==> flow/design.v <==
module edge_detector (
    input clock,
    input resetn,
    input increment_button,
    input tunning,
    output reg increment_signal
);
reg increment_button_prev;
reg reset_delay;  
always @(posedge clock or negedge resetn) begin
    if (!resetn) begin
        increment_button_prev <= 0;
        increment_signal <= 0;
        reset_delay <= 1'b1;  
    end else begin
        if (reset_delay != 1'b0) begin
            reset_delay <= reset_delay - 1'b1;
            increment_signal <= 0;  
        end else begin
            if (!increment_button_prev && increment_button && tunning) begin
                increment_signal <= 1;  
            end else begin
                increment_signal <= 0;  
            end
        end
        increment_button_prev <= increment_button;  
    end
end
endmodule
module my_counter #
(
    parameter counter_size = 31,
    parameter counter_limit = 32'd50000000
)
(
    input clock,
    input resetn,
    input enable,
    output reg [counter_size:0] counter
);
always @ (posedge clock or negedge resetn)
begin
    if (resetn == 1'b0) begin
        counter <= 'b0;
    end
    else begin
        if (enable == 1'b1) begin
            if (counter == counter_limit) begin
                counter <= 'b0;
            end
            else begin
                counter <= counter + 1'b1;
            end    
        end
        else begin
            counter <= counter;
        end
    end
end
endmodule
module my_signal_pulse #(
	parameter signal_period_one = 32'd50000000
)
(
input clock,
input resetn,
input [31:0] counter, 
output reg signal_gen
);
always @ (posedge clock or negedge resetn)
begin
  if(resetn == 1'b0) begin
    signal_gen <= 1'b0;
   end  
   else begin
	if(counter == signal_period_one) begin
		signal_gen <= 1'b1;
	end
	else begin
		signal_gen <= 1'b0;
	end
   end 
end
endmodule
module my_decoder (
    input clock,
    input resetn,
    input [31:0] seconds_in,
    input [31:0] minutes_in,
    input [31:0] hours_in,
    output reg [47:0] segment_out  
);
function [7:0] digit_to_segment;
    input [3:0] digit;
    case (digit)
        4'd0: digit_to_segment = 8'b11000000;  
        4'd1: digit_to_segment = 8'b11111001;  
        4'd2: digit_to_segment = 8'b10100100;  
        4'd3: digit_to_segment = 8'b10110000;  
        4'd4: digit_to_segment = 8'b10011001;  
        4'd5: digit_to_segment = 8'b10010010;  
        4'd6: digit_to_segment = 8'b10000010;  
        4'd7: digit_to_segment = 8'b11111000;  
        4'd8: digit_to_segment = 8'b10000000;  
        4'd9: digit_to_segment = 8'b10010000;  
        default: digit_to_segment = 8'b11000000;  
    endcase
endfunction
always @(posedge clock or negedge resetn) begin
    if (!resetn) begin
        segment_out <= {digit_to_segment(4'd0), digit_to_segment(4'd0), digit_to_segment(4'd0),
		  digit_to_segment(4'd0), digit_to_segment(4'd0), digit_to_segment(4'd0)};  
    end else begin
        if (seconds_in < 32'd60 && minutes_in < 32'd60 && hours_in < 32'd24) begin
            segment_out[7:0]   <= digit_to_segment(seconds_in % 10);  
            segment_out[15:8]  <= digit_to_segment(seconds_in / 10);  
            segment_out[23:16] <= digit_to_segment(minutes_in % 10);  
            segment_out[31:24] <= digit_to_segment(minutes_in / 10);  
            segment_out[39:32] <= digit_to_segment(hours_in % 10);    
            segment_out[47:40] <= digit_to_segment(hours_in / 10);    
        end else begin
            segment_out <= {digit_to_segment(4'd0), digit_to_segment(4'd0), digit_to_segment(4'd0), 
				digit_to_segment(4'd0), digit_to_segment(4'd0), digit_to_segment(4'd0)}; 
        end
    end
end
endmodule
module my_top_architecture (
    input clock,
    input resetn,
    input tunning,  
    input mode_switch,  
    input increment_button,  
    output wire [47:0] segment_out
);
wire [31:0] main_counter;
wire [31:0] seconds_counter;
wire [31:0] minutes_counter;
wire [31:0] hours_counter;
wire enable_seconds_counter;
wire enable_minutes_counter;
wire enable_hours_counter;
wire increment_signal;  
edge_detector edge_detector_inst (
    .clock(clock),
    .resetn(resetn),
    .increment_button(increment_button),
    .tunning(tunning),
    .increment_signal(increment_signal)
);
my_counter #(
    .counter_size(31),
    .counter_limit(32'd999)  
) main_counter_inst (
    .clock(clock),
    .resetn(resetn),
    .enable(1'b1),  
    .counter(main_counter)
);
my_signal_pulse #(
    .signal_period_one(32'd999)  
) my_signal_pulse_inst (
    .clock(clock),
    .resetn(resetn),
    .counter(main_counter),
    .signal_gen(enable_seconds_counter)  
);
my_counter #(
    .counter_size(31),
    .counter_limit(32'd59)  
) seconds_counter_inst (
    .clock(clock),
    .resetn(resetn),
    .enable(enable_seconds_counter && !tunning),  
    .counter(seconds_counter)
);
assign enable_minutes_counter = (enable_seconds_counter && (seconds_counter == 32'd59) && !tunning);
my_counter #(
    .counter_size(31),
    .counter_limit(32'd59)
) minutes_counter_inst (
    .clock(clock),
    .resetn(resetn),
    .enable(enable_minutes_counter || (increment_signal && mode_switch)),  
    .counter(minutes_counter)
);
assign enable_hours_counter = (enable_minutes_counter && (minutes_counter == 32'd59) && !tunning);
my_counter #(
    .counter_size(31),
    .counter_limit(32'd23)  
) hours_counter_inst (
    .clock(clock),
    .resetn(resetn),
    .enable(enable_hours_counter || (increment_signal && !mode_switch)),  
    .counter(hours_counter)
);
my_decoder my_decoder_inst (
    .clock(clock),
    .resetn(resetn),
    .seconds_in(seconds_counter),
    .minutes_in(minutes_counter),
    .hours_in(hours_counter),
    .segment_out(segment_out)
);
endmodule
Lab notebook: my_top_architecture

Reports on my_top_architecture. Tool output for the design above before and after an edit, in the order of the flow. Lines under "unedited" count in the file above, lines under "edited" in the edited file. "change": "edited" minus "unedited" as printed here. "rel. change": 100 x difference / "unedited". A cell with n/a has no value.

Top: my_top_architecture. Clock: clock. Standard-cell library: sky130hd. Corner: tt_025C_1v80.

Diff. Unified diff, file above to edited file. This change comes from a script, not from a designer. The edited design behaves differently; no optimisation was intended.

```diff
@@ -112,5 +112,5 @@
 		  digit_to_segment(4'd0), digit_to_segment(4'd0), digit_to_segment(4'd0)};  
     end else begin
-        if (seconds_in < 32'd60 && minutes_in < 32'd60 && hours_in < 32'd24) begin
+        if (seconds_in >= 32'd60 && minutes_in < 32'd60 && hours_in < 32'd24) begin
             segment_out[7:0]   <= digit_to_segment(seconds_in % 10);  
             segment_out[15:8]  <= digit_to_segment(seconds_in / 10);  
```

Elaborated design. Source: Yosys, flattened and elaborated, memories not mapped. Widths are those after wreduce; folded enables and synchronous resets count as part of the registers. Registers that Yosys merges into a memory's read port (data or address) are not register bits. Print and check cells do not count. Equal cells are merged and count once. Yosys's memory passes give these memory sizes; they may raise the number of words (mostly to a power of two), join words into wider ones and drop unused or constant bits.

Bit counts: bits in registers (unedited 180, edited 180, change 0, rel. change 0.00%); ROM bits (unedited 672, edited 672, change 0, rel. change 0.00%); memories (unedited 6, edited 6, change 0, rel. change 0.00%); input bits (unedited 5, edited 5, change 0, rel. change 0.00%); output and inout bits (unedited 48, edited 48, change 0, rel. change 0.00%); word-level cells (unedited 63, edited 63, change 0, rel. change 0.00%).

Operators by class: add/subtract/negate cells (unedited 5, edited 5, change 0, rel. change 0.00%); div/mod/pow operators (unedited 6, edited 6, change 0, rel. change 0.00%); magnitude comparators (unedited 3, edited 3, change 0, rel. change 0.00%); equality and inequality tests (unedited 4, edited 4, change 0, rel. change 0.00%); multiplexer cells (unedited 14, edited 14, change 0, rel. change 0.00%); reductions and logical operators (unedited 16, edited 16, change 0, rel. change 0.00%).

Memories: words x width with read and write ports (unedited 16 x 7 bit 1R0W; 16 x 7 bit 1R0W; 16 x 7 bit 1R0W; 16 x 7 bit 1R0W; 16 x 7 bit 1R0W; 16 x 7 bit 1R0W, edited 16 x 7 bit 1R0W; 16 x 7 bit 1R0W; 16 x 7 bit 1R0W; 16 x 7 bit 1R0W; 16 x 7 bit 1R0W; 16 x 7 bit 1R0W).

Operators by type and width: < comparator 32 x 6 -> 1 bit (second input constant) (unedited 2, edited 1, change -1, rel. change -50.00%); greater-or-equal comparator 32 x 6 -> 1 bit (second input constant) (unedited 0, edited 1, change +1).

Operator kinds equal on both sides are left out: 14.

Longest topological paths. Longest topological path by Yosys (ltp), each cell counted once; first at word level (registers and memories cut), then after technology mapping (sequential cells cut; the memories' decode and read muxes count).

Logic depth: depth after elaboration (unedited 6, edited 6, change 0, rel. change 0.00%); ABC_AREA (unedited 0, edited 0); mapped depth (unedited 55, edited 56, change +1, rel. change +1.82%); depth with buffers taken out (unedited 43, edited 43, change 0, rel. change 0.00%).

Mapped cells and area. Yosys stat after the flow's synthesis: flattened, memories mapped to cells. It holds for the ABC_AREA given above (unset counts as 0); a run with the other value may have another netlist.

Mapped netlist: mapped cells (unedited 3086, edited 2826, change -260, rel. change -8.43%); chip area (Yosys) (um^2) (unedited 23435.0, edited 21489.4, change -1945.6, rel. change -8.30%); sequential part of the area (um^2) (unedited 4362.9, edited 4362.9, change 0.0, rel. change 0.00%); mapped flip-flops (unedited 174, edited 174, change 0, rel. change 0.00%); buffer cells (unedited 264, edited 216, change -48, rel. change -18.18%).

Cell types: sky130_fd_sc_hd__mux2i_1 (unedited 58, edited 33, change -25, rel. change -43.10%); sky130_fd_sc_hd__nand2_1 (unedited 258, edited 240, change -18, rel. change -6.98%); sky130_fd_sc_hd__clkbuf_1 (unedited 148, edited 130, change -18, rel. change -12.16%); sky130_fd_sc_hd__nor3_1 (unedited 133, edited 115, change -18, rel. change -13.53%); sky130_fd_sc_hd__o21ai_0 (unedited 109, edited 97, change -12, rel. change -11.01%); sky130_fd_sc_hd__nor4_1 (unedited 63, edited 51, change -12, rel. change -19.05%); sky130_fd_sc_hd__a31oi_1 (unedited 46, edited 34, change -12, rel. change -26.09%); sky130_fd_sc_hd__o211ai_1 (unedited 60, edited 49, change -11, rel. change -18.33%); sky130_fd_sc_hd__buf_2 (unedited 55, edited 44, change -11, rel. change -20.00%); sky130_fd_sc_hd__nor2_1 (unedited 265, edited 255, change -10, rel. change -3.77%); sky130_fd_sc_hd__nor2b_1 (unedited 19, edited 9, change -10, rel. change -52.63%); sky130_fd_sc_hd__or2_1 (unedited 14, edited 4, change -10, rel. change -71.43%); sky130_fd_sc_hd__xnor2_1 (unedited 135, edited 144, change +9, rel. change +6.67%); sky130_fd_sc_hd__or4_1 (unedited 19, edited 10, change -9, rel. change -47.37%); sky130_fd_sc_hd__o311a_1 (unedited 14, edited 5, change -9, rel. change -64.29%); sky130_fd_sc_hd__buf_6 (unedited 18, edited 10, change -8, rel. change -44.44%); sky130_fd_sc_hd__nand4_1 (unedited 69, edited 76, change +7, rel. change +10.14%); sky130_fd_sc_hd__o221ai_1 (unedited 25, edited 18, change -7, rel. change -28.00%).

Cell types equal on both sides are left out: 32. Not every row of either side is listed. By module: a second synthesis without flattening, with its own total; a netlist apart from the flattened one above.

Second synthesis, totals: cells (unflattened synthesis) (unedited 3121, edited 3086, change -35, rel. change -1.12%); area total of the unflattened synthesis (um^2) (unedited 24019.3, edited 23269.8, change -749.5, rel. change -3.12%).

Rows give one instance, submodules left out.

Modules, unedited: my_decoder (instances 1, cells 2476, area 17170.2 um^2, seq. area 1058.5 um^2); my_counter (instances 2, cells 149, area 1614.0 um^2, seq. area 800.8 um^2); my_counter (instances 1, cells 154, area 1620.3 um^2, seq. area 800.8 um^2); my_counter (instances 1, cells 147, area 1569.0 um^2, seq. area 800.8 um^2); my_top_architecture (instances 1, cells 28, area 211.5 um^2, seq. area 0.0 um^2); my_signal_pulse #(signal_period_one=999) (instances 1, cells 13, area 127.6 um^2, seq. area 25.0 um^2); edge_detector (instances 1, cells 5, area 92.6 um^2, seq. area 76.3 um^2).

Modules, edited: my_decoder (instances 1, cells 2441, area 16420.7 um^2, seq. area 1058.5 um^2); my_counter (instances 2, cells 149, area 1614.0 um^2, seq. area 800.8 um^2); my_counter (instances 1, cells 154, area 1620.3 um^2, seq. area 800.8 um^2); my_counter (instances 1, cells 147, area 1569.0 um^2, seq. area 800.8 um^2); my_top_architecture (instances 1, cells 28, area 211.5 um^2, seq. area 0.0 um^2); my_signal_pulse #(signal_period_one=999) (instances 1, cells 13, area 127.6 um^2, seq. area 25.0 um^2); edge_detector (instances 1, cells 5, area 92.6 um^2, seq. area 76.3 um^2).

Timing after synthesis. Source: OpenSTA report_checks on the synthesized netlist (no wires, ideal clock, input and output delay 20% of the period each), path of least setup slack; recovery checks are left aside. Register names are those of the netlist, which keeps one name where synthesis merged equal registers.

Timing path post-synthesis: path type (unedited register to register, edited register to register); start point (unedited reg minutes_counter_inst.counter[31], edited reg seconds_counter_inst.counter[26]); end point (unedited reg my_decoder_inst.segment_out[20], edited reg my_decoder_inst.segment_out[4]); clock period (ns) (unedited 15.0, edited 15.0, change 0.0, rel. change 0.00%); setup time (ns) (unedited 0.132, edited 0.132, change 0.000); launch time at the first pin (ns) (unedited 0.000, edited 0.000, change 0.000); data arrival time (ns) (unedited 10.543, edited 11.001, change +0.458, rel. change +4.34%); required time (ns) (unedited 14.868, edited 14.868, change 0.000, rel. change 0.00%); slack (ns) (unedited 4.325, edited 3.867, change -0.458); delay of the path (ns) (unedited 10.675, edited 11.133, change +0.458, rel. change +4.29%); stages on the path (unedited 49, edited 50, change +1, rel. change +2.04%); buffers on the path (unedited 6, edited 6, change 0, rel. change 0.00%); synthesis period reached (ns) (unedited 10.675, edited 11.133, change +0.458, rel. change +4.29%).

"delay of the path" is the arrival time less input delay plus setup time. "stages on the path": output pins that drive a net of the path, with the launching flip-flop's if there is one; two outputs of one cell count as two. "synthesis period reached" is the clock period less the worst setup slack; recovery checks do not enter. This is arithmetic on one report: input and output delays are still those of the set period (20% each). At most two assigning lines are given for a register; there are more.

Between the ends, post-synthesis, unedited:
Path through: sky130_fd_sc_hd__dfrtp_1 > sky130_fd_sc_hd__buf_2 > sky130_fd_sc_hd__or3b_1 > sky130_fd_sc_hd__nand3_1 > sky130_fd_sc_hd__a32oi_1 > sky130_fd_sc_hd__and3_1 > sky130_fd_sc_hd__o32a_1 > sky130_fd_sc_hd__or4_4 > sky130_fd_sc_hd__a21oi_1 > sky130_fd_sc_hd__a21oi_1 > sky130_fd_sc_hd__a32oi_1 > sky130_fd_sc_hd__o32a_1 > sky130_fd_sc_hd__mux2i_1 > sky130_fd_sc_hd__or2_1 > sky130_fd_sc_hd__buf_2 > sky130_fd_sc_hd__buf_6 > sky130_fd_sc_hd__nor2_1 > sky130_fd_sc_hd__mux2_2 > [13 not listed] > sky130_fd_sc_hd__mux2i_1 > sky130_fd_sc_hd__o31a_1 > sky130_fd_sc_hd__o211ai_1 > sky130_fd_sc_hd__a21oi_1 > sky130_fd_sc_hd__o311a_1 > sky130_fd_sc_hd__buf_2 > sky130_fd_sc_hd__o31ai_1 > sky130_fd_sc_hd__a21oi_1 > sky130_fd_sc_hd__a21oi_4 > sky130_fd_sc_hd__maj3_1 > sky130_fd_sc_hd__nand2_1 > sky130_fd_sc_hd__a21o_1 > sky130_fd_sc_hd__xnor2_1 > sky130_fd_sc_hd__inv_1 > sky130_fd_sc_hd__ha_1 > sky130_fd_sc_hd__mux2_2 > sky130_fd_sc_hd__mux2i_1 > sky130_fd_sc_hd__nor2_1. For elaborated cells on any way between the ends the number is 6. The figure for RTL lines with such cells is 3. Classes of those cells: 1 x div; 1 x compare; 1 x mux; 2 x reduce/logical; 1 x memory.

Ends and longest elaborated chain, post-synthesis, unedited: start, declared (line 39) `output reg [counter_size:0] counter`; start, assigned (line 52) `counter <= counter + 1'b1;`; start, assigned (line 56) `counter <= counter;`; end, assigned (line 111) `segment_out <= {digit_to_segment(4'd0), digit_to_segment(4'd0), digit_to_segment(4'd0),`; end, assigned (line 117) `segment_out[23:16] <= digit_to_segment(minutes_in % 10);`; end, declared (line 91) `output reg [47:0] segment_out`.

unedited: Chain of elaborated cells between the ends: none given.

Between the ends, post-synthesis, edited:
Path through: sky130_fd_sc_hd__dfrtp_1 > sky130_fd_sc_hd__buf_2 > sky130_fd_sc_hd__o21ai_1 > sky130_fd_sc_hd__o21ai_0 > sky130_fd_sc_hd__and3b_1 > sky130_fd_sc_hd__nor3_4 > sky130_fd_sc_hd__nor3_1 > sky130_fd_sc_hd__a21oi_1 > sky130_fd_sc_hd__a211oi_1 > sky130_fd_sc_hd__a2111o_1 > sky130_fd_sc_hd__o211ai_1 > sky130_fd_sc_hd__a41oi_1 > sky130_fd_sc_hd__nor3_1 > sky130_fd_sc_hd__buf_2 > sky130_fd_sc_hd__o211ai_2 > sky130_fd_sc_hd__a22oi_2 > sky130_fd_sc_hd__o211ai_1 > sky130_fd_sc_hd__a32oi_1 > [14 not listed] > sky130_fd_sc_hd__a21oi_1 > sky130_fd_sc_hd__o41ai_2 > sky130_fd_sc_hd__buf_4 > sky130_fd_sc_hd__and3_1 > sky130_fd_sc_hd__buf_2 > sky130_fd_sc_hd__o21ai_0 > sky130_fd_sc_hd__and2_1 > sky130_fd_sc_hd__o221a_2 > sky130_fd_sc_hd__and2_1 > sky130_fd_sc_hd__clkbuf_1 > sky130_fd_sc_hd__xnor2_1 > sky130_fd_sc_hd__inv_1 > sky130_fd_sc_hd__ha_1 > sky130_fd_sc_hd__nand3_1 > sky130_fd_sc_hd__nor2_1 > sky130_fd_sc_hd__or4_1 > sky130_fd_sc_hd__mux2i_1 > sky130_fd_sc_hd__nor2_1. For elaborated cells on any way between the ends the number is 6. The figure for RTL lines with such cells is 3. Classes of those cells: 1 x div; 1 x compare; 1 x mux; 2 x reduce/logical; 1 x memory.

Ends and longest elaborated chain, post-synthesis, edited: start, declared (line 39) `output reg [counter_size:0] counter`; start, assigned (line 52) `counter <= counter + 1'b1;`; start, assigned (line 56) `counter <= counter;`; end, assigned (line 111) `segment_out <= {digit_to_segment(4'd0), digit_to_segment(4'd0), digit_to_segment(4'd0),`; end, assigned (line 115) `segment_out[7:0]   <= digit_to_segment(seconds_in % 10);`; end, declared (line 91) `output reg [47:0] segment_out`.

edited: Chain of elaborated cells between the ends: none given.

Timing after layout. Path of least setup slack in the final report of the runs of set A (OpenROAD, finished layout, wires in). Where an end is a register, its clock arrival counts in the times.

Timing path post-layout: path type (unedited register to register, edited register to register); start point (unedited reg seconds_counter_inst.counter[25], edited reg hours_counter_inst.counter[27]); end point (unedited reg my_decoder_inst.segment_out[4], edited reg my_decoder_inst.segment_out[36]); clock period (ns) (unedited 14.4, edited 14.4, change 0.0, rel. change 0.00%); setup time (ns) (unedited 0.12, edited 0.07, change -0.05); launch time at the first pin (ns) (unedited 0.47, edited 0.45, change -0.02, rel. change -4.26%); data arrival time (ns) (unedited 13.89, edited 13.75, change -0.14, rel. change -1.01%); required time (ns) (unedited 14.75, edited 14.77, change +0.02, rel. change +0.14%); slack (ns) (unedited 0.86, edited 1.02, change +0.16); stages on the path (unedited 44, edited 42, change -2, rel. change -4.55%); buffers on the path (unedited 1, edited 0, change -1, rel. change -100.00%).

The rows between start and end are the longest chain of elaborated cells between them; the timing report does not say that the signal goes this way. Where chains are equally long, one stands for them. A line is the first line of the expression or statement that the cell stems from. Yosys adds cells for indexed reads and writes and turns some case tables into memories. The chain passes a memory read, where the word-level depth is cut; so it can be longer than that depth. At most two assigning lines are given for a register; there are more.

Between the ends, post-layout, unedited:
Path through: sky130_fd_sc_hd__dfrtp_2 > sky130_fd_sc_hd__inv_1 > sky130_fd_sc_hd__a211oi_1 > sky130_fd_sc_hd__o311ai_1 > sky130_fd_sc_hd__and3_1 > sky130_fd_sc_hd__a21o_1 > sky130_fd_sc_hd__o311a_1 > sky130_fd_sc_hd__o22ai_2 > sky130_fd_sc_hd__nand2_2 > sky130_fd_sc_hd__a31o_1 > sky130_fd_sc_hd__o32ai_2 > sky130_fd_sc_hd__nor4_1 > sky130_fd_sc_hd__o21bai_1 > sky130_fd_sc_hd__and4_2 > sky130_fd_sc_hd__nand2_2 > sky130_fd_sc_hd__a311oi_1 > sky130_fd_sc_hd__and4b_1 > sky130_fd_sc_hd__mux2i_1 > [8 not listed] > sky130_fd_sc_hd__a2111oi_2 > sky130_fd_sc_hd__a2111o_1 > sky130_fd_sc_hd__mux2i_1 > sky130_fd_sc_hd__o311ai_1 > sky130_fd_sc_hd__o2bb2ai_2 > sky130_fd_sc_hd__mux2i_1 > sky130_fd_sc_hd__o221ai_4 > sky130_fd_sc_hd__nor3_1 > sky130_fd_sc_hd__nand2_1 > sky130_fd_sc_hd__a21oi_1 > sky130_fd_sc_hd__nor4_4 > sky130_fd_sc_hd__buf_4 > sky130_fd_sc_hd__xnor2_1 > sky130_fd_sc_hd__inv_1 > sky130_fd_sc_hd__ha_1 > sky130_fd_sc_hd__a211o_1 > sky130_fd_sc_hd__a21oi_1 > sky130_fd_sc_hd__a32oi_1. For elaborated cells on any way between the ends the number is 6. The figure for RTL lines with such cells is 3. Classes of those cells: 1 x div; 1 x compare; 1 x mux; 2 x reduce/logical; 1 x memory.

Ends and longest elaborated chain, post-layout, unedited: start, declared (line 39) `output reg [counter_size:0] counter`; start, assigned (line 52) `counter <= counter + 1'b1;`; start, assigned (line 56) `counter <= counter;`; end, assigned (line 111) `segment_out <= {digit_to_segment(4'd0), digit_to_segment(4'd0), digit_to_segment(4'd0),`; end, assigned (line 115) `segment_out[7:0]   <= digit_to_segment(seconds_in % 10);`; end, declared (line 91) `output reg [47:0] segment_out`.

unedited: Chain of elaborated cells between the ends: none given.

Between the ends, post-layout, edited:
Path through: sky130_fd_sc_hd__dfrtp_1 > sky130_fd_sc_hd__or4bb_1 > sky130_fd_sc_hd__o221ai_2 > sky130_fd_sc_hd__o22ai_1 > sky130_fd_sc_hd__nor4_1 > sky130_fd_sc_hd__a2111oi_0 > sky130_fd_sc_hd__a211oi_2 > sky130_fd_sc_hd__o22ai_1 > sky130_fd_sc_hd__or3_4 > sky130_fd_sc_hd__xnor2_1 > sky130_fd_sc_hd__a211oi_1 > sky130_fd_sc_hd__nand2_1 > sky130_fd_sc_hd__a211o_1 > sky130_fd_sc_hd__a21oi_1 > sky130_fd_sc_hd__a31oi_1 > sky130_fd_sc_hd__o21a_1 > sky130_fd_sc_hd__o21ai_1 > sky130_fd_sc_hd__a2bb2oi_1 > [6 not listed] > sky130_fd_sc_hd__nor2_8 > sky130_fd_sc_hd__nor2_2 > sky130_fd_sc_hd__a221oi_4 > sky130_fd_sc_hd__o21bai_1 > sky130_fd_sc_hd__a221oi_4 > sky130_fd_sc_hd__nor2_2 > sky130_fd_sc_hd__xnor2_1 > sky130_fd_sc_hd__a211oi_1 > sky130_fd_sc_hd__a21oi_2 > sky130_fd_sc_hd__o311a_1 > sky130_fd_sc_hd__o41ai_2 > sky130_fd_sc_hd__o21bai_2 > sky130_fd_sc_hd__o21bai_1 > sky130_fd_sc_hd__nand2_1 > sky130_fd_sc_hd__o21a_1 > sky130_fd_sc_hd__ha_1 > sky130_fd_sc_hd__or4b_1 > sky130_fd_sc_hd__a21oi_1. The figure for cells in the longest elaborated chain is 3. For elaborated cells on any way between the ends the number is 5. The figure for RTL lines with such cells is 3. Classes of those cells: 1 x div; 1 x compare; 1 x mux; 1 x reduce/logical; 1 x memory.

Ends and longest elaborated chain, post-layout, edited: start, declared (line 39) `output reg [counter_size:0] counter`; start, assigned (line 52) `counter <= counter + 1'b1;`; start, assigned (line 56) `counter <= counter;`; modulo 32 x 4 -> 32 bit (line 119) `segment_out[39:32] <= digit_to_segment(hours_in % 10);`; memory read (16 x 7 bit) (line 95) `case (digit)`; 2-to-1 mux 8 bit (line 114) `if (seconds_in >= 32'd60 && minutes_in < 32'd60 && hours_in < 32'd24) begin`; end, assigned (line 111) `segment_out <= {digit_to_segment(4'd0), digit_to_segment(4'd0), digit_to_segment(4'd0),`; end, assigned (line 119); end, declared (line 91) `output reg [47:0] segment_out`.

Measured runs. Runs of the flow (Yosys, OpenROAD) on both versions; the two runs of a pair have the same settings. The constraints put input and output delay at 20% of the set period each and load the outputs with 0.01 pF.

Settings, set A:
Under CORE_UTILIZATION stands 40. Under PLACE_DENSITY stands 0.6. period_ns: 14.4. CAP_MARGIN: 20. The figure for CORE_MARGIN is 2. SLEW_MARGIN: 20.

Final reports, set A: chip area in the Yosys report (um^2) (unedited 23435.0, edited 21489.4, change -1945.6, rel. change -8.30%); die size (um^2) (unedited 60540.6, edited 55594.6, change -4946.0, rel. change -8.17%); standard-cell area after layout (um^2) (unedited 24422.2, edited 22636.7, change -1785.5, rel. change -7.31%); post-layout utilization (%) (unedited 42.2, edited 42.8, change +0.6); smallest setup slack (ns) (unedited 0.856, edited 1.018, change +0.162); post-route setup TNS (ns) (unedited 0.000, edited 0.000, change 0.000); smallest hold slack (ns) (unedited 0.408, edited 0.409, change +0.001); power consumption (mW) (unedited 1.203, edited 1.309, change +0.106, rel. change +8.81%); clock period reached (ns) (unedited 13.544, edited 13.382, change -0.162, rel. change -1.20%).

Settings, set B:
The figure for ABC_AREA is 1. The figure for CORE_MARGIN is 6. Under CORE_UTILIZATION stands 34. Under GPL_ROUTABILITY_DRIVEN stands 1. MAX_ROUTING_LAYER: met5. MIN_ROUTING_LAYER: met2. The entry for PLACE_DENSITY_LB_ADDON reads 0.05. The entry for SETUP_SLACK_MARGIN reads 0.49. SLEW_MARGIN: 5. period_ns: 10.7. CAP_MARGIN: 20.

Final reports, set B: chip area in the Yosys report (um^2) (unedited 17028.8, edited 17591.9, change +563.1, rel. change +3.31%); die size (um^2) (unedited 55599.3, edited 57343.5, change +1744.2, rel. change +3.14%); standard-cell area after layout (um^2) (unedited 24377.1, edited 24716.2, change +339.1, rel. change +1.39%); post-layout utilization (%) (unedited 49.6, edited 48.9, change -0.7); smallest setup slack (ns) (unedited -0.428, edited -0.481, change -0.053); post-route setup TNS (ns) (unedited -10.563, edited -12.839, change -2.276); smallest hold slack (ns) (unedited 0.462, edited 0.457, change -0.005); clock period reached (ns) (unedited 11.128, edited 11.181, change +0.053, rel. change +0.48%).

"clock period reached" means the clock period less the worst setup slack. The figure is calculated, with input and output delays left at 20% of the set period. By "power consumption" is meant OpenSTA's value without simulated activity: inputs other than the clock are taken to toggle once in ten clock periods, and the tool carries that through the logic.
